==> flow/design.v <==
module stream_fifo #(
    parameter DATA_WIDTH = 32,
    parameter FIFO_LEN = 16
) (
    input logic ACLK,
    input logic ARESETn,
    input logic [DATA_WIDTH-1:0] data_i,
    input logic valid_i,
    output logic ready_o,
    output logic [DATA_WIDTH-1:0]  data_o,
    output logic valid_o,
    input logic ready_i
);
    localparam ADDR_WIDTH = $clog2(FIFO_LEN);
    logic [DATA_WIDTH-1:0] fifo_mem [FIFO_LEN];
    logic [ADDR_WIDTH-1:0] read_ptr, read_ptr_reg;
    logic [ADDR_WIDTH-1:0] write_ptr;
    logic [ADDR_WIDTH:0] count;
    assign data_o = fifo_mem[read_ptr];
    assign valid_o = (count > 0);
    assign ready_o = !(count == FIFO_LEN);
    always_ff @(posedge ACLK or negedge ARESETn) begin
        if (!ARESETn) begin
            read_ptr <= 0;
            write_ptr <= 0;
            count <= 0;
        end
        else begin
            if (valid_i && ready_o) begin
                write_ptr <= (write_ptr == (FIFO_LEN - 1)) ? 0 : write_ptr + 1;
            end
            if (valid_o && ready_i) begin
                read_ptr <= (read_ptr == (FIFO_LEN - 1)) ? 0 : read_ptr + 1;
            end
            if (valid_i && ready_o && !(valid_o && ready_i)) begin
                count <= count + 1;
            end
            else if (!(valid_i && ready_o) && (valid_o && ready_i)) begin
                count <= count - 1;
            end
        end
    end
    always @(posedge ACLK) begin
        if (valid_i && ready_o) begin
            fifo_mem[write_ptr] <= data_i;
        end
    end
endmodule
module algorithm_selector_XY #(
    parameter MAX_ROUTERS_X = 4,
    parameter MAX_ROUTERS_X_WIDTH
    = $clog2(MAX_ROUTERS_X),
    parameter MAX_ROUTERS_Y = 4,
    parameter MAX_ROUTERS_Y_WIDTH
    = $clog2(MAX_ROUTERS_Y),
    parameter ROUTER_X = 0,
    parameter ROUTER_Y = 0,
    parameter CHANNEL_NUMBER = 5
) (
    input  logic [MAX_ROUTERS_X_WIDTH-1:0] target_x_i,
    input  logic [MAX_ROUTERS_Y_WIDTH-1:0] target_y_i,
    output logic [CHANNEL_NUMBER-1:0]      selector_o
);
    assign selector_o[0] = ((target_x_i == ROUTER_X) && (target_y_i == ROUTER_Y));
    assign selector_o[1] = (target_y_i < ROUTER_Y);
    assign selector_o[2] = (target_x_i > ROUTER_X);
    assign selector_o[3] = (target_y_i > ROUTER_Y);
    assign selector_o[4] = (target_x_i < ROUTER_X);
endmodule
module arbiter #(
    parameter AXIS_DATA_WIDTH = 40,
    parameter ID_WIDTH = 4,
    parameter CHANNEL_NUMBER = 5,
    parameter CHANNEL_NUMBER_WIDTH
    = $clog2(CHANNEL_NUMBER),
    parameter MAX_ROUTERS_X = 4,
    parameter MAX_ROUTERS_X_WIDTH
    = $clog2(MAX_ROUTERS_X),
    parameter MAX_ROUTERS_Y = 4,
    parameter MAX_ROUTERS_Y_WIDTH
    = $clog2(MAX_ROUTERS_Y),
    parameter FLIT_WIDTH = AXIS_DATA_WIDTH + 2*(AXIS_DATA_WIDTH/8) + 1 + ID_WIDTH
) (
    input clk_i, rst_n_i,
    input  logic [CHANNEL_NUMBER*FLIT_WIDTH-1:0] in_data_i,
    input  logic [CHANNEL_NUMBER-1:0]            in_valid_i,
    output logic [CHANNEL_NUMBER-1:0]            in_ready_o,
    output logic [FLIT_WIDTH-1:0]                out_data_o,
    output logic                                 out_valid_o,
    input  logic                                 out_ready_i,
    output logic [CHANNEL_NUMBER_WIDTH-1:0] current_grant_o,
    output logic [MAX_ROUTERS_X_WIDTH-1:0] target_x_o,
    output logic [MAX_ROUTERS_Y_WIDTH-1:0] target_y_o
);
    localparam [ID_WIDTH-1:0] ROUTING_HEADER = '0;
    logic [MAX_ROUTERS_X_WIDTH-1:0] target_x_reg [CHANNEL_NUMBER];
    logic [MAX_ROUTERS_Y_WIDTH-1:0] target_y_reg [CHANNEL_NUMBER];
    logic [CHANNEL_NUMBER_WIDTH-1:0] next_grant;
    logic [CHANNEL_NUMBER_WIDTH-1:0] increment;
    logic [CHANNEL_NUMBER-1:0] valid_i;
    logic [CHANNEL_NUMBER*2 - 1:0] shifted_valid_i;
    logic [7:0] packages_left [CHANNEL_NUMBER];
    logic [ID_WIDTH-1:0] out_tid;
    logic [AXIS_DATA_WIDTH-1:0] out_tdata;
    logic out_is_header;
    assign out_tid   = out_data_o[ID_WIDTH-1:0];
    assign out_tdata = out_data_o[FLIT_WIDTH-1 -: AXIS_DATA_WIDTH];
    assign out_is_header = out_valid_o && (out_tid == ROUTING_HEADER);
    assign target_x_o = out_is_header ?
                        out_tdata[
                            MAX_ROUTERS_X_WIDTH+MAX_ROUTERS_Y_WIDTH-1:
                            MAX_ROUTERS_X_WIDTH
                        ] : target_x_reg[current_grant_o];
    assign target_y_o = out_is_header ?
                        out_tdata[
                            MAX_ROUTERS_X_WIDTH-1:0
                        ] : target_y_reg[current_grant_o];
    assign valid_i = in_valid_i;
    assign shifted_valid_i = {valid_i, valid_i} >> current_grant_o;
    always_ff @(posedge clk_i or negedge rst_n_i) begin
        if (!rst_n_i) begin
            current_grant_o <= '0;
            for (int i = 0; i < CHANNEL_NUMBER; i++) begin
                packages_left[i] <= '0;
                target_x_reg[i]  <= '0;
                target_y_reg[i]  <= '0;
            end
        end
        else begin
            if (out_is_header) begin
                packages_left[current_grant_o] <= out_tdata[
                    (MAX_ROUTERS_X_WIDTH+MAX_ROUTERS_Y_WIDTH) * 2
                    +8-1:
                    (MAX_ROUTERS_X_WIDTH+MAX_ROUTERS_Y_WIDTH) * 2
                ];
                target_y_reg[current_grant_o] <= out_tdata[
                    MAX_ROUTERS_X_WIDTH-1:0
                ];
                target_x_reg[current_grant_o] <= out_tdata[
                    MAX_ROUTERS_X_WIDTH+MAX_ROUTERS_Y_WIDTH-1:
                    MAX_ROUTERS_X_WIDTH
                ];
            end
            else begin
                packages_left[current_grant_o] <= packages_left[current_grant_o] - {7'd0, (in_ready_o[current_grant_o] & out_valid_o)};
            end
            if (!in_ready_o[current_grant_o] || !out_valid_o || (packages_left[current_grant_o] == 1 && out_valid_o && in_ready_o[current_grant_o])) begin
                current_grant_o <= next_grant;
            end
        end
    end
    always_comb begin
        next_grant = current_grant_o;
        increment = 0;
        for (int i = CHANNEL_NUMBER-1; i > 0; i--) begin
            if (shifted_valid_i[i]) begin
                increment = i;
            end
        end
        next_grant = ({29'd0, next_grant} + {29'd0, increment}) >= CHANNEL_NUMBER ?
        (next_grant + increment - CHANNEL_NUMBER):
        (next_grant + increment);
    end
    always_comb begin
        in_ready_o = '0;
        out_data_o  = in_data_i[current_grant_o*FLIT_WIDTH +: FLIT_WIDTH];
        out_valid_o = in_valid_i[current_grant_o];
        in_ready_o[current_grant_o] = out_ready_i;
    end
endmodule
module algorithm #(
    parameter AXIS_DATA_WIDTH = 40,
    parameter ID_WIDTH = 4,
    parameter CHANNEL_NUMBER = 5,
    parameter CHANNEL_NUMBER_WIDTH
    = $clog2(CHANNEL_NUMBER),
    parameter MAX_ROUTERS_X = 4,
    parameter MAX_ROUTERS_X_WIDTH
    = $clog2(MAX_ROUTERS_X),
    parameter MAX_ROUTERS_Y = 4,
    parameter MAX_ROUTERS_Y_WIDTH
    = $clog2(MAX_ROUTERS_Y),
    parameter ROUTER_X = 0,
    parameter ROUTER_Y = 0,
    parameter FLIT_WIDTH = AXIS_DATA_WIDTH + 2*(AXIS_DATA_WIDTH/8) + 1 + ID_WIDTH
) (
    input clk_i, rst_n_i,
    input  logic [FLIT_WIDTH-1:0]                in_data_i,
    input  logic                                 in_valid_i,
    output logic                                 in_ready_o,
    output logic [CHANNEL_NUMBER*FLIT_WIDTH-1:0] out_data_o,
    output logic [CHANNEL_NUMBER-1:0]            out_valid_o,
    input  logic [CHANNEL_NUMBER-1:0]            out_ready_i,
    input logic [MAX_ROUTERS_X_WIDTH-1:0] target_x_i,
    input logic [MAX_ROUTERS_Y_WIDTH-1:0] target_y_i
);
    localparam [ID_WIDTH-1:0] ROUTING_HEADER = '0;
    logic [CHANNEL_NUMBER_WIDTH-1:0] ctrl;
    logic [CHANNEL_NUMBER-1:0] selector;
    logic [CHANNEL_NUMBER-1:0] busy;
    logic [CHANNEL_NUMBER-1:0] busy_next;
    logic in_is_header;
    logic in_tlast;
    logic pass;
    assign in_is_header = (in_data_i[ID_WIDTH-1:0] == ROUTING_HEADER);
    assign in_tlast     = in_data_i[ID_WIDTH];
    algorithm_selector_XY #(
       .MAX_ROUTERS_X(MAX_ROUTERS_X),
       .MAX_ROUTERS_Y(MAX_ROUTERS_Y),
       .ROUTER_X(ROUTER_X),
       .ROUTER_Y(ROUTER_Y),
       .CHANNEL_NUMBER(CHANNEL_NUMBER)
    ) algorithm_selector (
        .target_x_i(target_x_i),
        .target_y_i(target_y_i),
        .selector_o(selector)
    );
    always_comb begin
        ctrl = '0;
        for (int i = 0; i < CHANNEL_NUMBER; i++) begin
            if(selector[CHANNEL_NUMBER - 1 - i]) begin
                ctrl = CHANNEL_NUMBER - 1 - i;
            end
        end
    end
    assign pass = !in_is_header || !busy[ctrl];
    always_comb begin
        out_data_o  = '0;
        out_valid_o = '0;
        in_ready_o  = pass ? out_ready_i[ctrl] : 1'b0;
        out_data_o[ctrl*FLIT_WIDTH +: FLIT_WIDTH] = pass ? in_data_i : '0;
        out_valid_o[ctrl] = pass ? in_valid_i : 1'b0;
    end
    always_ff @(posedge clk_i or negedge rst_n_i) begin
        if(!rst_n_i) begin
            busy <= '0;
        end else begin
            busy <= busy_next;
        end
    end
    always_comb begin
        busy_next = busy;
        if (in_valid_i && in_is_header) begin
            busy_next[ctrl] = out_ready_i[ctrl] ? 1'b1 : busy[ctrl];
        end
        else if (in_valid_i) begin
            if (in_tlast && out_ready_i[ctrl]) begin
                busy_next[ctrl] = 1'b0;
            end
        end
    end
endmodule
module router #(
    parameter AXIS_DATA_WIDTH = 40,
    parameter ID_WIDTH = 4,
    parameter CHANNEL_NUMBER = 5,
    parameter BUFFER_LENGTH = 8,
    parameter MAX_ROUTERS_X = 4,
    parameter MAX_ROUTERS_X_WIDTH
    = $clog2(MAX_ROUTERS_X),
    parameter MAX_ROUTERS_Y = 4,
    parameter MAX_ROUTERS_Y_WIDTH
    = $clog2(MAX_ROUTERS_Y),
    parameter ROUTER_X = 1,
    parameter ROUTER_Y = 2,
    parameter STRB_WIDTH = AXIS_DATA_WIDTH/8
)(
    input  clk_i, rst_n_i,
    input  logic [CHANNEL_NUMBER*AXIS_DATA_WIDTH-1:0] in_tdata_i,
    input  logic [CHANNEL_NUMBER*STRB_WIDTH-1:0]      in_tstrb_i,
    input  logic [CHANNEL_NUMBER*STRB_WIDTH-1:0]      in_tkeep_i,
    input  logic [CHANNEL_NUMBER-1:0]                 in_tlast_i,
    input  logic [CHANNEL_NUMBER*ID_WIDTH-1:0]        in_tid_i,
    input  logic [CHANNEL_NUMBER-1:0]                 in_tvalid_i,
    output logic [CHANNEL_NUMBER-1:0]                 in_tready_o,
    output logic [CHANNEL_NUMBER*AXIS_DATA_WIDTH-1:0] out_tdata_o,
    output logic [CHANNEL_NUMBER*STRB_WIDTH-1:0]      out_tstrb_o,
    output logic [CHANNEL_NUMBER*STRB_WIDTH-1:0]      out_tkeep_o,
    output logic [CHANNEL_NUMBER-1:0]                 out_tlast_o,
    output logic [CHANNEL_NUMBER*ID_WIDTH-1:0]        out_tid_o,
    output logic [CHANNEL_NUMBER-1:0]                 out_tvalid_o,
    input  logic [CHANNEL_NUMBER-1:0]                 out_tready_i
);
    localparam FLIT_WIDTH = AXIS_DATA_WIDTH + 2*STRB_WIDTH + 1 + ID_WIDTH;
    logic [CHANNEL_NUMBER*FLIT_WIDTH-1:0] in_flit;
    logic [CHANNEL_NUMBER*FLIT_WIDTH-1:0] queue_o_data;
    logic [CHANNEL_NUMBER-1:0]            queue_o_valid;
    logic [CHANNEL_NUMBER-1:0]            queue_o_ready;
    logic [FLIT_WIDTH-1:0] arbiter_o_data;
    logic                  arbiter_o_valid;
    logic                  arbiter_o_ready;
    logic [CHANNEL_NUMBER*FLIT_WIDTH-1:0] out_flit;
    logic [MAX_ROUTERS_X_WIDTH-1:0] target_x;
    logic [MAX_ROUTERS_Y_WIDTH-1:0] target_y;
    generate
        genvar i;
        for (i = 0; i < CHANNEL_NUMBER; i++) begin : gen_fifos
            assign in_flit[i*FLIT_WIDTH +: FLIT_WIDTH] = {
                in_tdata_i[i*AXIS_DATA_WIDTH +: AXIS_DATA_WIDTH],
                in_tstrb_i[i*STRB_WIDTH +: STRB_WIDTH],
                in_tkeep_i[i*STRB_WIDTH +: STRB_WIDTH],
                in_tlast_i[i],
                in_tid_i[i*ID_WIDTH +: ID_WIDTH]
            };
            assign {
                out_tdata_o[i*AXIS_DATA_WIDTH +: AXIS_DATA_WIDTH],
                out_tstrb_o[i*STRB_WIDTH +: STRB_WIDTH],
                out_tkeep_o[i*STRB_WIDTH +: STRB_WIDTH],
                out_tlast_o[i],
                out_tid_o[i*ID_WIDTH +: ID_WIDTH]
            } = out_flit[i*FLIT_WIDTH +: FLIT_WIDTH];
            stream_fifo #(
                .DATA_WIDTH(FLIT_WIDTH),
                .FIFO_LEN(BUFFER_LENGTH)
            ) q (
                .ACLK(clk_i),
                .ARESETn(rst_n_i),
                .data_i(in_flit[i*FLIT_WIDTH +: FLIT_WIDTH]),
                .valid_i(in_tvalid_i[i]),
                .ready_o(in_tready_o[i]),
                .data_o(queue_o_data[i*FLIT_WIDTH +: FLIT_WIDTH]),
                .valid_o(queue_o_valid[i]),
                .ready_i(queue_o_ready[i])
            );
        end
    endgenerate
    arbiter #(
        .AXIS_DATA_WIDTH(AXIS_DATA_WIDTH),
        .ID_WIDTH(ID_WIDTH),
        .CHANNEL_NUMBER(CHANNEL_NUMBER),
        .MAX_ROUTERS_X(MAX_ROUTERS_X),
        .MAX_ROUTERS_Y(MAX_ROUTERS_Y)
    ) arb (
        .clk_i(clk_i), .rst_n_i(rst_n_i),
        .in_data_i(queue_o_data),
        .in_valid_i(queue_o_valid),
        .in_ready_o(queue_o_ready),
        .out_data_o(arbiter_o_data),
        .out_valid_o(arbiter_o_valid),
        .out_ready_i(arbiter_o_ready),
        .current_grant_o(),
        .target_x_o(target_x),
        .target_y_o(target_y)
    );
    algorithm #(
        .AXIS_DATA_WIDTH(AXIS_DATA_WIDTH),
        .ID_WIDTH(ID_WIDTH),
        .CHANNEL_NUMBER(CHANNEL_NUMBER),
        .MAX_ROUTERS_X(MAX_ROUTERS_X),
        .MAX_ROUTERS_Y(MAX_ROUTERS_Y),
        .ROUTER_X(ROUTER_X),
        .ROUTER_Y(ROUTER_Y)
    ) alg (
        .clk_i(clk_i), .rst_n_i(rst_n_i),
        .in_data_i(arbiter_o_data),
        .in_valid_i(arbiter_o_valid),
        .in_ready_o(arbiter_o_ready),
        .out_data_o(out_flit),
        .out_valid_o(out_tvalid_o),
        .out_ready_i(out_tready_i),
        .target_x_i(target_x),
        .target_y_i(target_y)
    );
endmodule
Lab notebook: router

From RTL to reports: router
Tool output for the design above before and after an edit, in the order of the flow.
Lines under "unedited" count in the file above, lines under "edited" in the edited file.
"difference" is "edited" less "unedited", of the values as shown; "rel. change" is that difference over "unedited", in percent.
Cell names lack the library's common part.
Not given: -
Design
  top module: router
  clock port: clk_i
  library: sky130hd
  library corner: tt_025C_1v80

The edit
The edit as a unified diff against the file above.
A script made this edit. It changes what the design does and was not meant as an optimisation.
begin of diff
@@ -343,4 +343,7 @@
         .target_y_o(target_y)
     );
+    wire [CHANNEL_NUMBER*FLIT_WIDTH-1:0] out_flit_m, out_flit_s;
+    wire arbiter_o_ready_m, arbiter_o_ready_s;
+    wire [CHANNEL_NUMBER-1:0] out_tvalid_o_m, out_tvalid_o_s;
     algorithm #(
         .AXIS_DATA_WIDTH(AXIS_DATA_WIDTH),
@@ -355,10 +358,17 @@
         .in_data_i(arbiter_o_data),
         .in_valid_i(arbiter_o_valid),
-        .in_ready_o(arbiter_o_ready),
-        .out_data_o(out_flit),
-        .out_valid_o(out_tvalid_o),
+        .in_ready_o(arbiter_o_ready_m),
+        .out_data_o(out_flit_m),
+        .out_valid_o(out_tvalid_o_m),
         .out_ready_i(out_tready_i),
         .target_x_i(target_x),
         .target_y_i(target_y)
     );
-endmodule
+    algorithm #( .AXIS_DATA_WIDTH(AXIS_DATA_WIDTH), .ID_WIDTH(ID_WIDTH), .CHANNEL_NUMBER(CHANNEL_NUMBER), .MAX_ROUTERS_X(MAX_ROUTERS_X), .MAX_ROUTERS_Y(MAX_ROUTERS_Y), .ROUTER_X(ROUTER_X), .ROUTER_Y(ROUTER_Y) ) alg_x (
+        .clk_i(clk_i), .rst_n_i(rst_n_i), .in_data_i(arbiter_o_data), .in_valid_i(~arbiter_o_valid),
+        .in_ready_o(arbiter_o_ready_s), .out_data_o(out_flit_s), .out_valid_o(out_tvalid_o_s),
+        .out_ready_i(out_tready_i), .target_x_i(target_x), .target_y_i(target_y));
+    assign out_flit = out_flit_m ^ out_flit_s;
+    assign arbiter_o_ready = arbiter_o_ready_m ^ arbiter_o_ready_s;
+    assign out_tvalid_o = out_tvalid_o_m ^ out_tvalid_o_s;
+endmodule
end of diff

Word-level counts
Source: Yosys, flattened and elaborated. Widths are those after wreduce. Registers that Yosys merges into a memory's read port (data or address) are not register bits. Print and check cells do not count.
Memory sizes are those after Yosys's memory passes, which may raise the word count (mostly to a power of two), join words into wider ones and drop unused or constant bits.
Word-level totals
  register bits after elaboration: unedited 118, edited 123, difference +5, rel. change +4.24%
  RAM bits: unedited 2200, edited 2200, difference 0, rel. change 0.00%
  memory cells: unedited 5, edited 5, difference 0, rel. change 0.00%
  input bits: unedited 287, edited 287, difference 0, rel. change 0.00%
Operators by class
  add/sub/neg operators: unedited 27, edited 27, difference 0, rel. change 0.00%
  multipliers: unedited 2, edited 2, difference 0, rel. change 0.00%
  $lt $le $gt $ge: unedited 10, edited 10, difference 0, rel. change 0.00%
  equal/unequal tests: unedited 22, edited 23, difference +1, rel. change +4.55%
  shift-type cells: unedited 12, edited 16, difference +4, rel. change +33.33%
  muxes and demuxes: unedited 73, edited 80, difference +7, rel. change +9.59%
  bitwise logic cells: unedited 5, edited 12, difference +7, rel. change +140.00%
  reductions and logical operators: unedited 62, edited 67, difference +5, rel. change +8.06%
Memory list
  words x width with read and write ports: unedited gen_fifos[0].q.fifo_mem 8 x 55 bit 1R1W; gen_fifos[1].q.fifo_mem 8 x 55 bit 1R1W; gen_fifos[2].q.fifo_mem 8 x 55 bit 1R1W; gen_fifos[3].q.fifo_mem 8 x 55 bit 1R1W; gen_fifos[4].q.fifo_mem 8 x 55 bit 1R1W, edited gen_fifos[0].q.fifo_mem 8 x 55 bit 1R1W; gen_fifos[1].q.fifo_mem 8 x 55 bit 1R1W; gen_fifos[2].q.fifo_mem 8 x 55 bit 1R1W; gen_fifos[3].q.fifo_mem 8 x 55 bit 1R1W; gen_fifos[4].q.fifo_mem 8 x 55 bit 1R1W
Operator list
  2-to-1 mux 1 bit: unedited 8, edited 11, difference +3, rel. change +37.50%
  2-to-1 mux 5 bit: unedited 3, edited 6, difference +3, rel. change +100.00%
  variable shift 1 x 4 -> 5 bit: unedited 3, edited 5, difference +2, rel. change +66.67%
  OR 5 bit: unedited 2, edited 4, difference +2, rel. change +100.00%
  logical AND 1 bit: unedited 25, edited 26, difference +1, rel. change +4.00%
  logical NOT 1 bit: unedited 19, edited 20, difference +1, rel. change +5.26%
  nonzero test 2 bit: unedited 7, edited 8, difference +1, rel. change +14.29%
  2-to-1 mux 55 bit: unedited 6, edited 7, difference +1, rel. change +16.67%
  AND reduction 2 bit: unedited 6, edited 7, difference +1, rel. change +16.67%
  variable part select 5 x 3 -> 1 bit: unedited 4, edited 5, difference +1, rel. change +25.00%
  logical OR 1 bit: unedited 3, edited 4, difference +1, rel. change +33.33%
  bitwise AND 5 bit: unedited 1, edited 2, difference +1, rel. change +100.00%
  variable shift 55 x 33 -> 275 bit: unedited 1, edited 2, difference +1, rel. change +100.00%
  != test 2 x 1 -> 1 bit (second input constant): unedited 0, edited 1, difference +1
  inverter 1 bit: unedited 0, edited 1, difference +1
  bitwise XOR 1 bit: unedited 0, edited 1, difference +1
  bitwise XOR 275 bit: unedited 0, edited 1, difference +1
  bitwise XOR 5 bit: unedited 0, edited 1, difference +1
Operator kinds equal on both sides are left out: 36.

Depth
Yosys ltp: most cells in a row. Word level: on the elaborated netlist, between registers, memories and ports. Mapped: between sequential cells and ports; inverters and the memories' decode and read muxes count.
Logic depth
  depth in word-level cells: unedited 21, edited 22, difference +1, rel. change +4.76%
  ABC_AREA: unedited 0, edited 0
  gate-level depth with buffers: unedited 26, edited 27, difference +1, rel. change +3.85%

Mapped cells and area
Yosys stat after the flow's synthesis: flattened, memories mapped to cells. It holds for the ABC_AREA given above (unset counts as 0); a run with the other value may have another netlist.
Cells by type
  mux2i_1: unedited 311, edited 257, difference -54, rel. change -17.36%
  nor2_1: unedited 345, edited 307, difference -38, rel. change -11.01%
  o22ai_1: unedited 62, edited 30, difference -32, rel. change -51.61%
  nor2_2: unedited 1, edited 31, difference +30, rel. change +3000.00%
  o21ai_0: unedited 54, edited 74, difference +20, rel. change +37.04%
  nor2b_1: unedited 22, edited 41, difference +19, rel. change +86.36%
  buf_4: unedited 8, edited 27, difference +19, rel. change +237.50%
  nor3_1: unedited 36, edited 54, difference +18, rel. change +50.00%
  mux2_2: unedited 48, edited 31, difference -17, rel. change -35.42%
  mux4_2: unedited 563, edited 550, difference -13, rel. change -2.31%
  a211oi_1: unedited 11, edited 24, difference +13, rel. change +118.18%
  a22oi_1: unedited 23, edited 12, difference -11, rel. change -47.83%
  o22a_1: unedited 4, edited 15, difference +11, rel. change +275.00%
  nand2b_1: unedited 23, edited 33, difference +10, rel. change +43.48%
  nand3_1: unedited 20, edited 11, difference -9, rel. change -45.00%
  nor2_4: unedited 9, edited 0, difference -9, rel. change -100.00%
  or4_1: unedited 1, edited 9, difference +8, rel. change +800.00%
  buf_2: unedited 30, edited 23, difference -7, rel. change -23.33%
Cell types equal on both sides are left out: 12.
Not every row of either side is listed.
Mapped netlist
  cell count: unedited 4581, edited 4601, difference +20, rel. change +0.44%
  cell area after synthesis (µm²): unedited 92487.5, edited 92448.7, difference -38.8, rel. change -0.04%
  sequential area (µm²): unedited 69016.2, edited 69141.3, difference +125.1, rel. change +0.18%
  mapped flip-flops: unedited 2318, edited 2323, difference +5, rel. change +0.22%
  buffers: unedited 248, edited 261, difference +13, rel. change +5.24%
By module: a second synthesis without flattening, with its own total; a netlist apart from the flattened one above.
Unflattened totals
  cell total of the unflattened synthesis: unedited 4592, edited 5282, difference +690, rel. change +15.03%
  area (unflattened synthesis) (µm²): unedited 94748.4, edited 100171.1, difference +5422.7, rel. change +5.72%
Each row is one instance without its submodules.
By module, unedited
  stream_fifo: instances 5, cells 702, area 17172.7 µm², seq. area 13462.9 µm²
  arbiter: instances 1, cells 675, area 5939.4 µm², seq. area 1576.5 µm²
  algorithm: instances 1, cells 402, area 2915.3 µm², seq. area 125.1 µm²
  algorithm_selector_XY: instances 1, cells 5, area 30.0 µm², seq. area 0.0 µm²
  router: instances 1, cells 0, area 0.0 µm², seq. area 0.0 µm²
By module, edited
  stream_fifo: instances 5, cells 702, area 17172.7 µm², seq. area 13462.9 µm²
  arbiter: instances 1, cells 676, area 5952.0 µm², seq. area 1576.5 µm²
  algorithm: instances 2, cells 402, area 2915.3 µm², seq. area 125.1 µm²
  router: instances 1, cells 282, area 2464.9 µm², seq. area 0.0 µm²
  algorithm_selector_XY: instances 2, cells 5, area 30.0 µm², seq. area 0.0 µm²

Path before layout
Path of least setup slack by OpenSTA after synthesis, without wires, with an ideal clock, recovery checks aside; 20% of the period is set as input and as output delay. Where synthesis merged equal registers, the netlist keeps one of their names.
Path post-synthesis
  path kind: unedited in2reg, edited in2reg
  from: unedited input port in_tvalid_i[4], edited input port in_tvalid_i[0]
  to: unedited memory gen_fifos[4].q.fifo_mem[0][0], edited memory gen_fifos[0].q.fifo_mem[2][0]
  period (ps): unedited 7500, edited 7500, difference 0, rel. change 0.00%
  external input delay (ps): unedited 1500, edited 1500, difference 0, rel. change 0.00%
  arrival (ps): unedited 6880, edited 7347, difference +467, rel. change +6.79%
  data required time (ps): unedited 6896, edited 6877, difference -19, rel. change -0.28%
  path slack (ps): unedited 16, edited -470, difference -486
  path delay (ps): unedited 5984, edited 6470, difference +486, rel. change +8.12%
  stages on the path: unedited 2, edited 2, difference 0, rel. change 0.00%
  buffers on the path: unedited 0, edited 0, difference 0
  period reached after synthesis (ps): unedited 7484, edited 7970, difference +486, rel. change +6.49%
"path delay" is the arrival time less input delay plus setup time.
"stages on the path" counts driving pins, that of a launching flip-flop among them; a cell with two outputs on the path counts twice.
"period reached after synthesis" is the clock period less the worst setup slack; recovery checks do not enter. This is arithmetic on one report: input and output delays are still those of the set period (20% each).
The rows between start and end are the longest chain of elaborated cells between them; the timing report does not say that the signal goes this way. Where chains are equally long, one stands for them.
Each line given opens the expression or statement behind the cell; cells for indexed reads and writes are added by Yosys, which also makes memories of some case tables.
unedited: Only ways into the end's enable, where the timed path ends, are counted here.
On the way, post-synthesis, unedited
  path through: nand2_1 nor4_1
  cells in the longest elaborated chain: 2
  elaborated cells between the ends (all ways): 3
  those cells by class: mux (2); reduce/logical (1)
RTL lines, path post-synthesis, unedited
  start: declaration: line 274  | input  logic [CHANNEL_NUMBER-1:0]                 in_tvalid_i,
  logical AND 1 bit: line 44  | if (valid_i && ready_o) begin
  2-to-1 mux 3 bit: line 44
  end: declaration: line 15  | logic [DATA_WIDTH-1:0] fifo_mem [FIFO_LEN];
edited: Only ways into the end's enable, where the timed path ends, are counted here.
On the way, post-synthesis, edited
  path through: nand2_1 nor4b_1
  cells in the longest elaborated chain: 2
  elaborated cells between the ends (all ways): 3
  those cells by class: mux (2); reduce/logical (1)
RTL lines, path post-synthesis, edited
  start: declaration: line 274  | input  logic [CHANNEL_NUMBER-1:0]                 in_tvalid_i,
  logical AND 1 bit: line 44  | if (valid_i && ready_o) begin
  2-to-1 mux 3 bit: line 44
  end: declaration: line 15  | logic [DATA_WIDTH-1:0] fifo_mem [FIFO_LEN];

Timing after layout
From the final timing report of each run of pair A: the path of least setup slack in the routed layout; clock arrival at registers is part of the times.
The report prints the path's times to 10 ps; the period is as set.
Path post-layout
  path kind: unedited reg2out, edited reg2out
  from: unedited register gen_fifos[3].q.read_ptr[0], edited register gen_fifos[0].q.read_ptr[0]
  to: unedited output port out_tdata_o[96], edited output port out_tdata_o[171]
  period (ps): unedited 7400, edited 7400, difference 0, rel. change 0.00%
  arrival (ps): unedited 5800, edited 5810, difference +10, rel. change +0.17%
  data required time (ps): unedited 5920, edited 5920, difference 0, rel. change 0.00%
  path slack (ps): unedited 120, edited 110, difference -10
  stages on the path: unedited 16, edited 19, difference +3, rel. change +18.75%
  buffers on the path: unedited 3, edited 3, difference 0, rel. change 0.00%
The rows between start and end are the longest chain of elaborated cells between them; the timing report does not say that the signal goes this way. Where chains are equally long, one stands for them.
The chain passes a memory read, where the word-level depth is cut; so it can be longer than that depth.
On the way, post-layout, unedited
  path through: dfrtp_4 buf_12 mux4_2 mux2i_1 a311oi_1 a31o_2 clkinvlp_4 nor4_2 nor2_1 nor2_2 ha_1 mux2_2 or3_2 buf_6 nor2_1 clkdlybuf4s50_1
  cells in the longest elaborated chain: 16
  elaborated cells between the ends (all ways): 26
  those cells by class: add/sub (1); mul (1); compare (4); eq/ne (2); shift (3); mux (8); reduce/logical (6); memory (1)
RTL lines, path post-layout, unedited
  start: declaration: line 16  | logic [ADDR_WIDTH-1:0] read_ptr, read_ptr_reg;
  start: assignment: line 24  | read_ptr <= 0;
  start: assignment: line 33  | read_ptr <= (read_ptr == (FIFO_LEN - 1)) ? 0 : read_ptr + 1;
  memory (8 x 55 bit): line 15  | logic [DATA_WIDTH-1:0] fifo_mem [FIFO_LEN];
  variable part select 275 x 32 -> 55 bit: line 166  | out_data_o  = in_data_i[current_grant_o*FLIT_WIDTH +: FLIT_WIDTH];
  logical NOT 4 bit: line 108  | assign out_is_header = out_valid_o && (out_tid == ROUTING_HEADER);
  logical AND 1 bit: line 108
  2-to-1 mux 2 bit: line 109
  less-than comparator 2 x 1 -> 1 bit: line 68
  2-to-1 mux 3 bit (5 in a row): line 221  | if(selector[CHANNEL_NUMBER - 1 - i]) begin
  variable part select 5 x 3 -> 1 bit: line 226  | assign pass = !in_is_header || !busy[ctrl];
  logical NOT 1 bit: line 226
  logical OR 1 bit: line 226
  2-to-1 mux 55 bit: line 231  | out_data_o[ctrl*FLIT_WIDTH +: FLIT_WIDTH] = pass ? in_data_i : '0;
  variable shift 55 x 33 -> 275 bit: line 231
  end: declaration: line 276  | output logic [CHANNEL_NUMBER*AXIS_DATA_WIDTH-1:0] out_tdata_o,
On the way, post-layout, edited
  path through: dfrtp_4 buf_4 o311a_1 o21ai_0 o311a_1 nand4b_1 buf_4 a21o_4 nand3_1 and2_1 and2_4 inv_1 ha_1 xnor2_2 nor2_1 nand2_4 or2_4 nor2_1 clkdlybuf4s50_1
  cells in the longest elaborated chain: 17
  elaborated cells between the ends (all ways): 32
  those cells by class: add/sub (1); mul (1); compare (4); eq/ne (2); shift (5); mux (9); logic (1); reduce/logical (8); memory (1)
RTL lines, path post-layout, edited
  start: declaration: line 16  | logic [ADDR_WIDTH-1:0] read_ptr, read_ptr_reg;
  start: assignment: line 24  | read_ptr <= 0;
  start: assignment: line 33  | read_ptr <= (read_ptr == (FIFO_LEN - 1)) ? 0 : read_ptr + 1;
  memory (8 x 55 bit): line 15  | logic [DATA_WIDTH-1:0] fifo_mem [FIFO_LEN];
  variable part select 275 x 32 -> 55 bit: line 166  | out_data_o  = in_data_i[current_grant_o*FLIT_WIDTH +: FLIT_WIDTH];
  logical NOT 4 bit: line 108  | assign out_is_header = out_valid_o && (out_tid == ROUTING_HEADER);
  logical AND 1 bit: line 108
  2-to-1 mux 2 bit: line 109
  less-than comparator 2 x 1 -> 1 bit: line 68
  2-to-1 mux 3 bit (5 in a row): line 221  | if(selector[CHANNEL_NUMBER - 1 - i]) begin
  variable part select 5 x 3 -> 1 bit: line 226  | assign pass = !in_is_header || !busy[ctrl];
  logical NOT 1 bit: line 226
  logical OR 1 bit: line 226
  2-to-1 mux 55 bit: line 231  | out_data_o[ctrl*FLIT_WIDTH +: FLIT_WIDTH] = pass ? in_data_i : '0;
  variable shift 55 x 33 -> 275 bit: line 231
  bitwise XOR 275 bit: line 371  | assign out_flit = out_flit_m ^ out_flit_s;
  end: declaration: line 276  | output logic [CHANNEL_NUMBER*AXIS_DATA_WIDTH-1:0] out_tdata_o,

Layout results
Both versions went through the flow (Yosys, OpenROAD) with the same settings in each pair. Constraints: input delay and output delay 20% of the set period each, output load 0.01 pF.
Flow settings, pair A
  CORE_UTILIZATION: 45
  PLACE_DENSITY: 0.6
  period_ns: 7.4
  CAP_MARGIN: 20
  CORE_MARGIN: 2
  SLEW_MARGIN: 20
Measured results, pair A
  chip area in the Yosys report (µm²): unedited 92487.5, edited 92448.7, difference -38.8, rel. change -0.04%
  die size (µm²): unedited 209169.0, edited 209082.0, difference -87.0, rel. change -0.04%
  std-cell area (final layout) (µm²): unedited 109954.0, edited 110322.0, difference +368.0, rel. change +0.33%
  utilization after layout (%): unedited 53.8, edited 54.0, difference +0.2
  lowest setup slack (ps): unedited 120, edited 109, difference -11
  setup total negative slack (ps): unedited 0, edited 0, difference 0
  smallest hold slack (ps): unedited 483, edited 479, difference -4
  power consumption (uW): unedited 49277, edited 42852, difference -6425, rel. change -13.04%
  achieved period (ps): unedited 7280, edited 7291, difference +11, rel. change +0.15%
"achieved period" is the run's clock period less its worst setup slack. It is reckoned from that one timing run; input and output delays stay at 20% of the period that was set.
By "power consumption" is meant OpenSTA's value without simulated activity: inputs other than the clock are taken to toggle once in ten clock periods, and the tool carries that through the logic.
